==> flow/design.v <==
module debounc_1 (
	clk,
	n_rst,
	din,
	dout
);
parameter T_20MS = 15'd20_000;  
input clk;
input n_rst;
input din;
output dout;
reg [14:0] cnt;
wire cnt_restart;
reg din_d1;
always @(posedge clk or negedge n_rst)
	if(!n_rst) begin
		din_d1 <= 1'b0;
	end
	else begin
		din_d1 <= din;
	end
assign cnt_restart = (din != din_d1)? 1'b1 : 1'b0;
always @(posedge clk or negedge n_rst)
	if(!n_rst) begin
		cnt <= 15'h0000;
	end
	else begin
		cnt <= (cnt_restart == 1'b1)? T_20MS :
			   (cnt > 15'h0000)? cnt - 15'h0001 : cnt;
	end
reg dout_rdy;
always @(posedge clk or negedge n_rst)
	if(!n_rst) begin
		dout_rdy <= 1'b0;
	end
	else begin
		dout_rdy <= ((cnt == 15'h0000) && (cnt_restart == 1'b0))? din : dout_rdy;
	end	
assign dout = dout_rdy;
endmodule
module debounc_2 (
	clk,
	n_rst,
	din,
	dout
);
parameter T_20MS = 15'd20_000;  
input clk;
input n_rst;
input din;
output dout;
reg [14:0] cnt;
wire cnt_restart;
reg din_d1;
always @(posedge clk or negedge n_rst)
	if(!n_rst) begin
		din_d1 <= 1'b0;
	end
	else begin
		din_d1 <= din;
	end
assign cnt_restart = (din != din_d1)? 1'b1 : 1'b0;
always @(posedge clk or negedge n_rst)
	if(!n_rst) begin
		cnt <= 15'h0000;
	end
	else begin
		 cnt <= ((cnt_restart == 1'b1) && (cnt == 15'h0000))? T_20MS :
            (cnt > 15'h0000)? cnt - 15'h0001 : cnt;
	end
reg dout_rdy;
always @(posedge clk or negedge n_rst)
   if(!n_rst) begin
      dout_rdy <= 1'b0;
   end
   else begin
      dout_rdy <= (cnt == T_20MS)? din_d1 : dout_rdy;
   end   assign dout = dout_rdy;
endmodule
module debounc_3 (
	clk,
	n_rst,
	din,
	dout
);
parameter T_20MS = 15'd20_000;  
input clk;
input n_rst;
input din;
output dout;
reg [14:0] cnt;
wire cnt_restart;
reg din_d1;
always @(posedge clk or negedge n_rst)
	if(!n_rst) begin
		din_d1 <= 1'b0;
	end
	else begin
		din_d1 <= din;
	end
assign cnt_restart = (din != din_d1)? 1'b1 : 1'b0;
always @(posedge clk or negedge n_rst)
	if(!n_rst) begin
		cnt <= 15'h0000;
	end
	else begin
		 cnt <= ((cnt_restart == 1'b1) && (cnt == 15'h0000))? T_20MS :
            (cnt > 15'h0000)? cnt - 15'h0001 : cnt;
	end
reg dout_rdy;
always @(posedge clk or negedge n_rst)
	if(!n_rst) begin
		dout_rdy <= 1'b0;
	end
	else begin
		dout_rdy <= ((cnt == 15'h0000) && (cnt_restart == 1'b0))? din : dout_rdy;
	end	
assign dout = dout_rdy;
endmodule
module edge_det_p(
    clk,
    n_rst,
    b0,
    b0_on
);
input clk;
input n_rst;
input b0;
output b0_on;
reg b0_d1;
reg b0_d2;
wire b0_on;
always @(posedge clk or negedge n_rst)  
if(!n_rst) begin
    b0_d1 <= 1'b0;
    b0_d2 <= 1'b0;
end
else begin
    b0_d1 <= b0;
    b0_d2 <= b0_d1;
end
assign b0_on = (b0_d1 && !b0_d2) ? 1'b1 : 1'b0;  
endmodule
module led(
  clk,
  n_rst,
  din,
  dout
  );
input clk;
input n_rst;
input din;
output reg dout;
parameter T_1S = 20'd1_000_000; 
reg [19:0] counter; 
reg din_prev; 
always @(posedge clk or negedge n_rst) begin
  if (!n_rst) begin
    counter <= 0;
    dout <= 0;
    din_prev <= 0;
  end 
  else begin
    if (din != din_prev) begin
      counter <= 0;  
      dout <= 1;  
    end 
    else if (counter >= T_1S) begin
      dout <= 0;
      counter <= counter;  
    end 
    else begin
      counter <= counter + 1;  
    end
    din_prev <= din;  
  end
end
endmodule
module doorlock_hdl(
  clk,
  n_rst,
  bt,
  btstar,
  led
);
input clk;
input n_rst;
input [9:0] bt;
input btstar;
output led;
parameter S_IDLE = 3'h0;
parameter S_FIRST = 3'h1;
parameter S_SEC = 3'h2;
parameter S_LAST = 3'h3;
parameter S_OPEN = 3'h4;
parameter S_FAKE = 3'h5;
wire bt_any;
reg [2:0] c_state, n_state;
always @(posedge clk or negedge n_rst)
  if(!n_rst) begin
    c_state <= S_IDLE;
  end
  else begin
    c_state <= n_state;
  end
assign bt_any = (bt == 10'h000)? 1'b0 : 1'b1;
always @(c_state or bt or btstar or bt_any)
  case (c_state)
    S_IDLE : begin
      n_state = (bt[1] == 1'b1)? S_FIRST : c_state;
    end
    S_FIRST : begin
      n_state = (bt[2] == 1'b1)? S_SEC : ((btstar == 1'b1) || (bt_any == 1'b1))? S_IDLE : c_state;
    end
    S_SEC : begin
      n_state = (bt[7] == 1'b1)? S_LAST : (btstar == 1'b1) ? S_IDLE : (bt_any == 1'b1) ? S_FAKE : c_state;
    end
    S_LAST : begin
      n_state = (btstar == 1'b1)? S_OPEN : (bt[7] == 1'b1) ? c_state : (bt_any == 1'b1)? S_FAKE : c_state;
    end
    S_OPEN : begin
      n_state = S_IDLE;
    end
    S_FAKE : begin
      n_state = (bt[7] == 1'b1) ? S_LAST : (btstar == 1'b1) ? S_IDLE : c_state;
    end
    default : begin
      n_state = S_IDLE;
    end
  endcase
assign led = (c_state == S_OPEN)? 1'b1 : 1'b0;
endmodule
module bd_if(
  clk,
  n_rst,
  bt_i,
  btstar_i,
  led_i,
  bt_o,
  btstar_o,
  led_o
  );
parameter T_1S = 20'd1_000_000;
parameter T_20MS = 15'd20_000;
input clk;
input n_rst;
input [9:0] bt_i;
input btstar_i;
input led_i;
output [9:0] bt_o;
output btstar_o;
output led_o;
wire [9:0] dwire;
debounc_1 #(.T_20MS(T_20MS)) u_debounc0(
  .clk(clk),
  .n_rst(n_rst),
  .din(bt_i[0]),
  .dout(dwire[0])
);
edge_det_p u_edgedet_p0 (
  .clk(clk),
  .n_rst(n_rst),
  .b0(dwire[0]),
  .b0_on(bt_o[0])
  );
debounc_1 #(.T_20MS(T_20MS)) u_debounc1(
  .clk(clk),
  .n_rst(n_rst),
  .din(bt_i[1]),
  .dout(dwire[1])
);
edge_det_p u_edgedet_p1 (
  .clk(clk),
  .n_rst(n_rst),
  .b0(dwire[1]),
  .b0_on(bt_o[1])
  );
debounc_2 #(.T_20MS(T_20MS)) u_debounc2(
  .clk(clk),
  .n_rst(n_rst),
  .din(bt_i[2]),
  .dout(dwire[2])
);
edge_det_p u_edgedet_p2 (
  .clk(clk),
  .n_rst(n_rst),
  .b0(dwire[2]),
  .b0_on(bt_o[2])
  );
debounc_2 #(.T_20MS(T_20MS)) u_debounc3(
  .clk(clk),
  .n_rst(n_rst),
  .din(bt_i[3]),
  .dout(dwire[3])
);
edge_det_p u_edgedet_p3 (
  .clk(clk),
  .n_rst(n_rst),
  .b0(dwire[3]),
  .b0_on(bt_o[3])
  );
debounc_2 #(.T_20MS(T_20MS)) u_debounc4(
  .clk(clk),
  .n_rst(n_rst),
  .din(bt_i[4]),
  .dout(dwire[4])
);
edge_det_p u_edgedet_p4 (
  .clk(clk),
  .n_rst(n_rst),
  .b0(dwire[4]),
  .b0_on(bt_o[4])
  );
debounc_2 #(.T_20MS(T_20MS)) u_debounc5(
  .clk(clk),
  .n_rst(n_rst),
  .din(bt_i[5]),
  .dout(dwire[5])
);
edge_det_p u_edgedet_p5 (
  .clk(clk),
  .n_rst(n_rst),
  .b0(dwire[5]),
  .b0_on(bt_o[5])
  );
debounc_3 #(.T_20MS(T_20MS)) u_debounc6(
  .clk(clk),
  .n_rst(n_rst),
  .din(bt_i[6]),
  .dout(dwire[6])
);
edge_det_p u_edgedet_p6 (
  .clk(clk),
  .n_rst(n_rst),
  .b0(dwire[6]),
  .b0_on(bt_o[6])
  );
debounc_3 #(.T_20MS(T_20MS)) u_debounc7(
  .clk(clk),
  .n_rst(n_rst),
  .din(bt_i[7]),
  .dout(dwire[7])
);
edge_det_p u_edgedet_p7(
  .clk(clk),
  .n_rst(n_rst),
  .b0(dwire[7]),
  .b0_on(bt_o[7])
  );
debounc_3 #(.T_20MS(T_20MS)) u_debounc8(
  .clk(clk),
  .n_rst(n_rst),
  .din(bt_i[8]),
  .dout(dwire[8])
);
edge_det_p u_edgedet_p8 (
  .clk(clk),
  .n_rst(n_rst),
  .b0(dwire[8]),
  .b0_on(bt_o[8])
  );
debounc_3 #(.T_20MS(T_20MS)) u_debounc9(
  .clk(clk),
  .n_rst(n_rst),
  .din(bt_i[9]),
  .dout(dwire[9])
);
edge_det_p u_edgedet_p9 (
  .clk(clk),
  .n_rst(n_rst),
  .b0(dwire[9]),
  .b0_on(bt_o[9])
  );
edge_det_p u_edgedet_pstar (
  .clk(clk),
  .n_rst(n_rst),
  .b0(~btstar_i),
  .b0_on(btstar_o)
  );
led #(.T_1S(T_1S)) u_led(
  .clk(clk),
  .n_rst(n_rst),
  .din(led_i),
  .dout(led_o)
);
endmodule
module top(
	clk,
	n_rst,
	bt,
	btstar,
	led
);
parameter T_1S = 20'd1_000_000;  
parameter T_20MS = 15'd20_000;  
input clk;
input n_rst;
input [9:0] bt;
input btstar;
output led;
wire [9:0] bt_w;
wire btstar_w;
wire led_w;
bd_if #(
	.T_1S(T_1S),
	.T_20MS(T_20MS)
) u_bd_if(
    .clk(clk),
    .n_rst(n_rst),
    .bt_i(bt),
    .btstar_i(btstar),
    .led_i(led_w),
    .bt_o(bt_w),
    .btstar_o(btstar_w),
    .led_o(led)
);
doorlock_hdl u_doorlock(
    .clk(clk),
    .n_rst(n_rst),
    .bt(bt_w),
    .btstar(btstar_w),
    .led(led_w)
);
endmodule
Tool chain data of top
What the tools print for top, step after step.
Line numbers count from 1 in the design file above.
Library cell names are shortened.
{ "inputs": {"top_module": "top", "clock": "clk", "lib": "sky130hd", "lib_corner": "tt_025C_1v80"} }

After elaboration
Counts by Yosys on the flattened word-level netlist (proc, flatten, opt, wreduce; memories kept). Register bits leave out memories and registers merged into their read ports (data or address). Print and check cells are left out. Cells with the same type and inputs are merged into one.
{ "word_totals": {"regBits": 217, "in_bits": 13, "output_inout_bits": 1, "wordCells": 229} }
{ "op_classes": {"add_sub_neg": 11, "compare": 11, "eq_ne": 25, "mux": 58, "bitwise": 7, "n_reduce_logical": 61} }
{ "ops": {"columns": ["op", "n"], "rows": [
  ["15-bit two-way mux", 20],
  ["15-bit by 1-bit subtractor with 15-bit output (second input constant)", 10],
  ["15-bit by 1-bit greater-than comparator with 1-bit output (second input constant)", 10],
  ["15-bit logical NOT", 10],
  ["15-bit == test (second input constant)", 4],
  ["20-bit two-way mux", 2],
  ["3-bit two-way mux", 10],
  ["1-bit logical AND", 25],
  ["1-bit two-way mux", 25],
  ["2-bit nonzero test", 11],
  ["20-bit by 1-bit adder with 20-bit output (second input constant)", 1],
  ["20-bit >= comparator (second input constant)", 1],
  ["3-bit parallel mux with 5-bit select", 1],
  ["1-bit != test", 11],
  ["1-bit logical NOT", 11],
  ["10-bit logical NOT", 1],
  ["1-bit inverter", 7],
  ["3-bit by 2-bit == test with 1-bit output (second input constant)", 2],
  ["3-bit == test (second input constant)", 2],
  ["3-bit != test (second input constant)", 2],
  ["2-bit != test (second input constant)", 2],
  ["4-bit AND reduction", 1],
  ["3-bit by 1-bit == test with 1-bit output (second input constant)", 1],
  ["3-bit by 2-bit != test with 1-bit output (second input constant)", 1],
  ["3-bit logical NOT", 1],
  ["1-bit logical OR", 1]
]} }

Logic depth
Depth = most cells in a row (Yosys ltp): at word level without a register or memory, in the mapped netlist without a sequential cell, where the memories' decode and read muxes count.
{ "depth": {"word_depth": 9, "abc_area": 1, "mapped_depth": 10, "ltp_nobuf": 10} }

Synthesis result
Source: synth_stat.txt of the flow (Yosys; design flattened, memories mapped). It holds for the ABC_AREA given above (unset counts as 0); a run with the other value may have another netlist.
Totals and module areas in this step are rounded.
{ "by_type": {"columns": ["type", "n", "area_total_um2"], "rows": [
  ["dfrtp_1", 219, 5.48E+03],
  ["nand2_1", 388, 1.46E+03],
  ["nor2_1", 260, 975.936],
  ["inv_1", 230, 863.328],
  ["nand3_1", 135, 675.648],
  ["xor2_1", 31, 271.51],
  ["o21ai_0", 54, 270.259],
  ["nand4_1", 37, 231.472],
  ["ha_1", 16, 200.192],
  ["xnor2_1", 21, 183.926],
  ["nor2_2", 23, 143.888],
  ["nor3_1", 28, 140.134],
  ["nand3b_1", 16, 120.115],
  ["a21oi_1", 23, 115.11],
  ["nor3_2", 7, 70.067],
  ["or2_2", 11, 68.816],
  ["nand3_2", 6, 60.058],
  ["o21ai_1", 10, 50.048]
]} }
Other cell types: 31; their cells: 69.
{ "mapped": {"stdcells": 1584, "yosys_area_um2": 11900, "seqArea_um2": 5510, "ff_cells": 220, "buffers": 9} }

Timing after synthesis
OpenSTA on the mapped netlist: ideal clock, no wires. The path of least setup slack (recovery checks aside). Input and output delay are each 20% of the period. Register names are those of the netlist, which keeps one name where synthesis merged equal registers.
{ "synth_path": {"kind": "input to register", "start": "input bt[0]", "end": "register u_bd_if.u_debounc0.cnt[1]", "period_ps": 10000, "input_delay_ps": 2000, "setup_ps": 74, "launch_ps": 2000, "arrival_time_ps": 2769, "required_time_ps": 9926, "path_slack_ps": 7157, "path_delay_ps": 843, "stages": 8, "n_path_buf": 0, "synth_period_reached_ps": 2843} }
"path_delay_ps" = arrival - input delay + setup time.
"stages": output pins that drive a net of the path, with the launching flip-flop's if there is one; two outputs of one cell count as two.
"synth_period_reached_ps" = period - worst setup slack (recovery checks aside). The figure is calculated, with input and output delays left at 20% of the set period.
The rows between start and end are the longest chain of elaborated cells between them; the timing report does not say that the signal goes this way. Where chains are equally long, one stands for them.
Each line given opens the expression or statement behind the cell; cells for indexed reads and writes are added by Yosys, which also makes memories of some case tables.
{ "synth_via": {"path_cell_list": "nand2_1 inv_1 or2_2 inv_2 nor2_8 inv_2 nand2_1 o21ai_2", "elab_chain_len": 3, "cone_cells": 4, "cone_lines": 2, "classes_between": "1 x eq/ne; 2 x mux; 1 x reduce/logical"} }
{ "synth_lines": {"columns": ["item", "line_no", "source"], "rows": [
  ["start: declaration", 398, "input [9:0] bt;"],
  ["1-bit != test", 22, "assign cnt_restart = (din != din_d1)? 1'b1 : 1'b0;"],
  ["1-bit two-way mux", 22, null],
  ["15-bit two-way mux", 28, "cnt <= (cnt_restart == 1'b1)? T_20MS :"],
  ["end: assignment", 25, "cnt <= 15'h0000;"],
  ["end: assignment", 28, null],
  ["end: declaration", 12, "reg [14:0] cnt;"]
]} }

Timing after layout
From the final timing report of flow run 1: the path of least setup slack in the routed layout; clock arrival at registers is part of the times.
The report prints the path's times to 10 ps; the period is as set.
{ "layout_path": {"kind": "register to output", "start": "register u_bd_if.u_led.dout", "end": "output led", "period_ps": 5150, "output_delay_ps": 1030, "launch_ps": 480, "arrival_time_ps": 1390, "required_time_ps": 4120, "path_slack_ps": 2730, "stages": 2, "n_path_buf": 1} }
A register here has more assigning lines than the two given.
{ "layout_via": {"path_cell_list": "dfrtp_1 clkdlybuf4s50_1", "elab_chain_len": 0, "cone_cells": 0, "cone_lines": 0} }
{ "layout_lines": {"columns": ["item", "line_no", "source"], "rows": [
  ["start: declaration", 153, "output reg dout;"],
  ["start: assignment", 160, "dout <= 0;"],
  ["start: assignment", 166, "dout <= 1;"],
  ["end: declaration", 400, "output led;"]
]} }

Subject: flow runs of top

Hi,

Settings and measured results of 3 stored flow runs for module top (sky130hd), not sorted in any way. The constraints put input and output delay at 20% of the set period each and load the outputs with 0.01 pF.
"achieved_clock_period_ps" means the clock period less the worst setup slack. The figure is calculated, with input and output delays left at 20% of the set period.
By "worstPathTime_ps" is meant the share of the clock period that the worst setup path is allowed (20% is reserved at inputs, 20% at outputs), minus its slack. Clock arrival times at its registers enter into it.
"final_power_mw" rests on the timing tool's default activity at the inputs, not on a simulated workload.
"worstPathTime_ps" is given in steps of 10 ps.
Measured values are rounded.
[
  {
    "run": "flow run 1",
    "settings": { "ABC_AREA": 1, "CAP_MARGIN": 35, "CELL_PAD_IN_SITES_GLOBAL_PLACEMENT": 3, "CORE_ASPECT_RATIO": 0.61, "CORE_MARGIN": 7, "CTS_CLUSTER_DIAMETER": 192, "CTS_CLUSTER_SIZE": 28, "GPL_TIMING_DRIVEN": 1, "HOLD_SLACK_MARGIN": -0.04, "PLACE_DENSITY_LB_ADDON": 0.28, "SETUP_SLACK_MARGIN": -0.18, "period_ns": 5.15, "CORE_UTILIZATION": 40, "SLEW_MARGIN": 20 },
    "results": { "utilization_pct": 43.7, "total_negative_slack_ps": 0, "setup_ws_ps": 2730, "synthArea_um2": 11900, "achieved_clock_period_ps": 2424, "final_power_mw": 3.01, "holdWs_ps": 386, "worstPathTime_ps": 1390, "critical_path_type": "register to output", "final_stdcell_area_um2": 12900, "dieArea_um2": 35000 }
  },
  {
    "run": "flow run 2",
    "settings": { "MAX_ROUTING_LAYER": "met4", "period_ns": 2.33, "CAP_MARGIN": 20, "CORE_MARGIN": 2, "CORE_UTILIZATION": 40, "SLEW_MARGIN": 20 },
    "results": { "total_negative_slack_ps": -21, "final_stdcell_area_um2": 12400, "dieArea_um2": 27200, "final_power_mw": 9.44, "holdWs_ps": 371, "achieved_clock_period_ps": 2351, "synthArea_um2": 10400, "worstPathTime_ps": 2350, "critical_path_type": "register to register", "setup_ws_ps": -21, "utilization_pct": 49.1 }
  },
  {
    "run": "flow run 3",
    "settings": { "ABC_AREA": 0, "CELL_PAD_IN_SITES_DETAIL_PLACEMENT": 1, "CORE_ASPECT_RATIO": 1.53, "CORE_MARGIN": 8, "CORE_UTILIZATION": 16, "HOLD_SLACK_MARGIN": 0.11, "PLACE_DENSITY": 0.76, "SETUP_SLACK_MARGIN": 0.12, "SLEW_MARGIN": 15, "TNS_END_PERCENT": 60, "period_ns": 2.12, "CAP_MARGIN": 20 },
    "results": { "worstPathTime_ps": 2350, "critical_path_type": "register to register", "synthArea_um2": 10400, "total_negative_slack_ps": -2540, "setup_ws_ps": -232, "final_stdcell_area_um2": 14200, "dieArea_um2": 73400, "utilization_pct": 22.1, "final_power_mw": 10.7, "achieved_clock_period_ps": 2352, "holdWs_ps": 379 }
  }
]

Regards
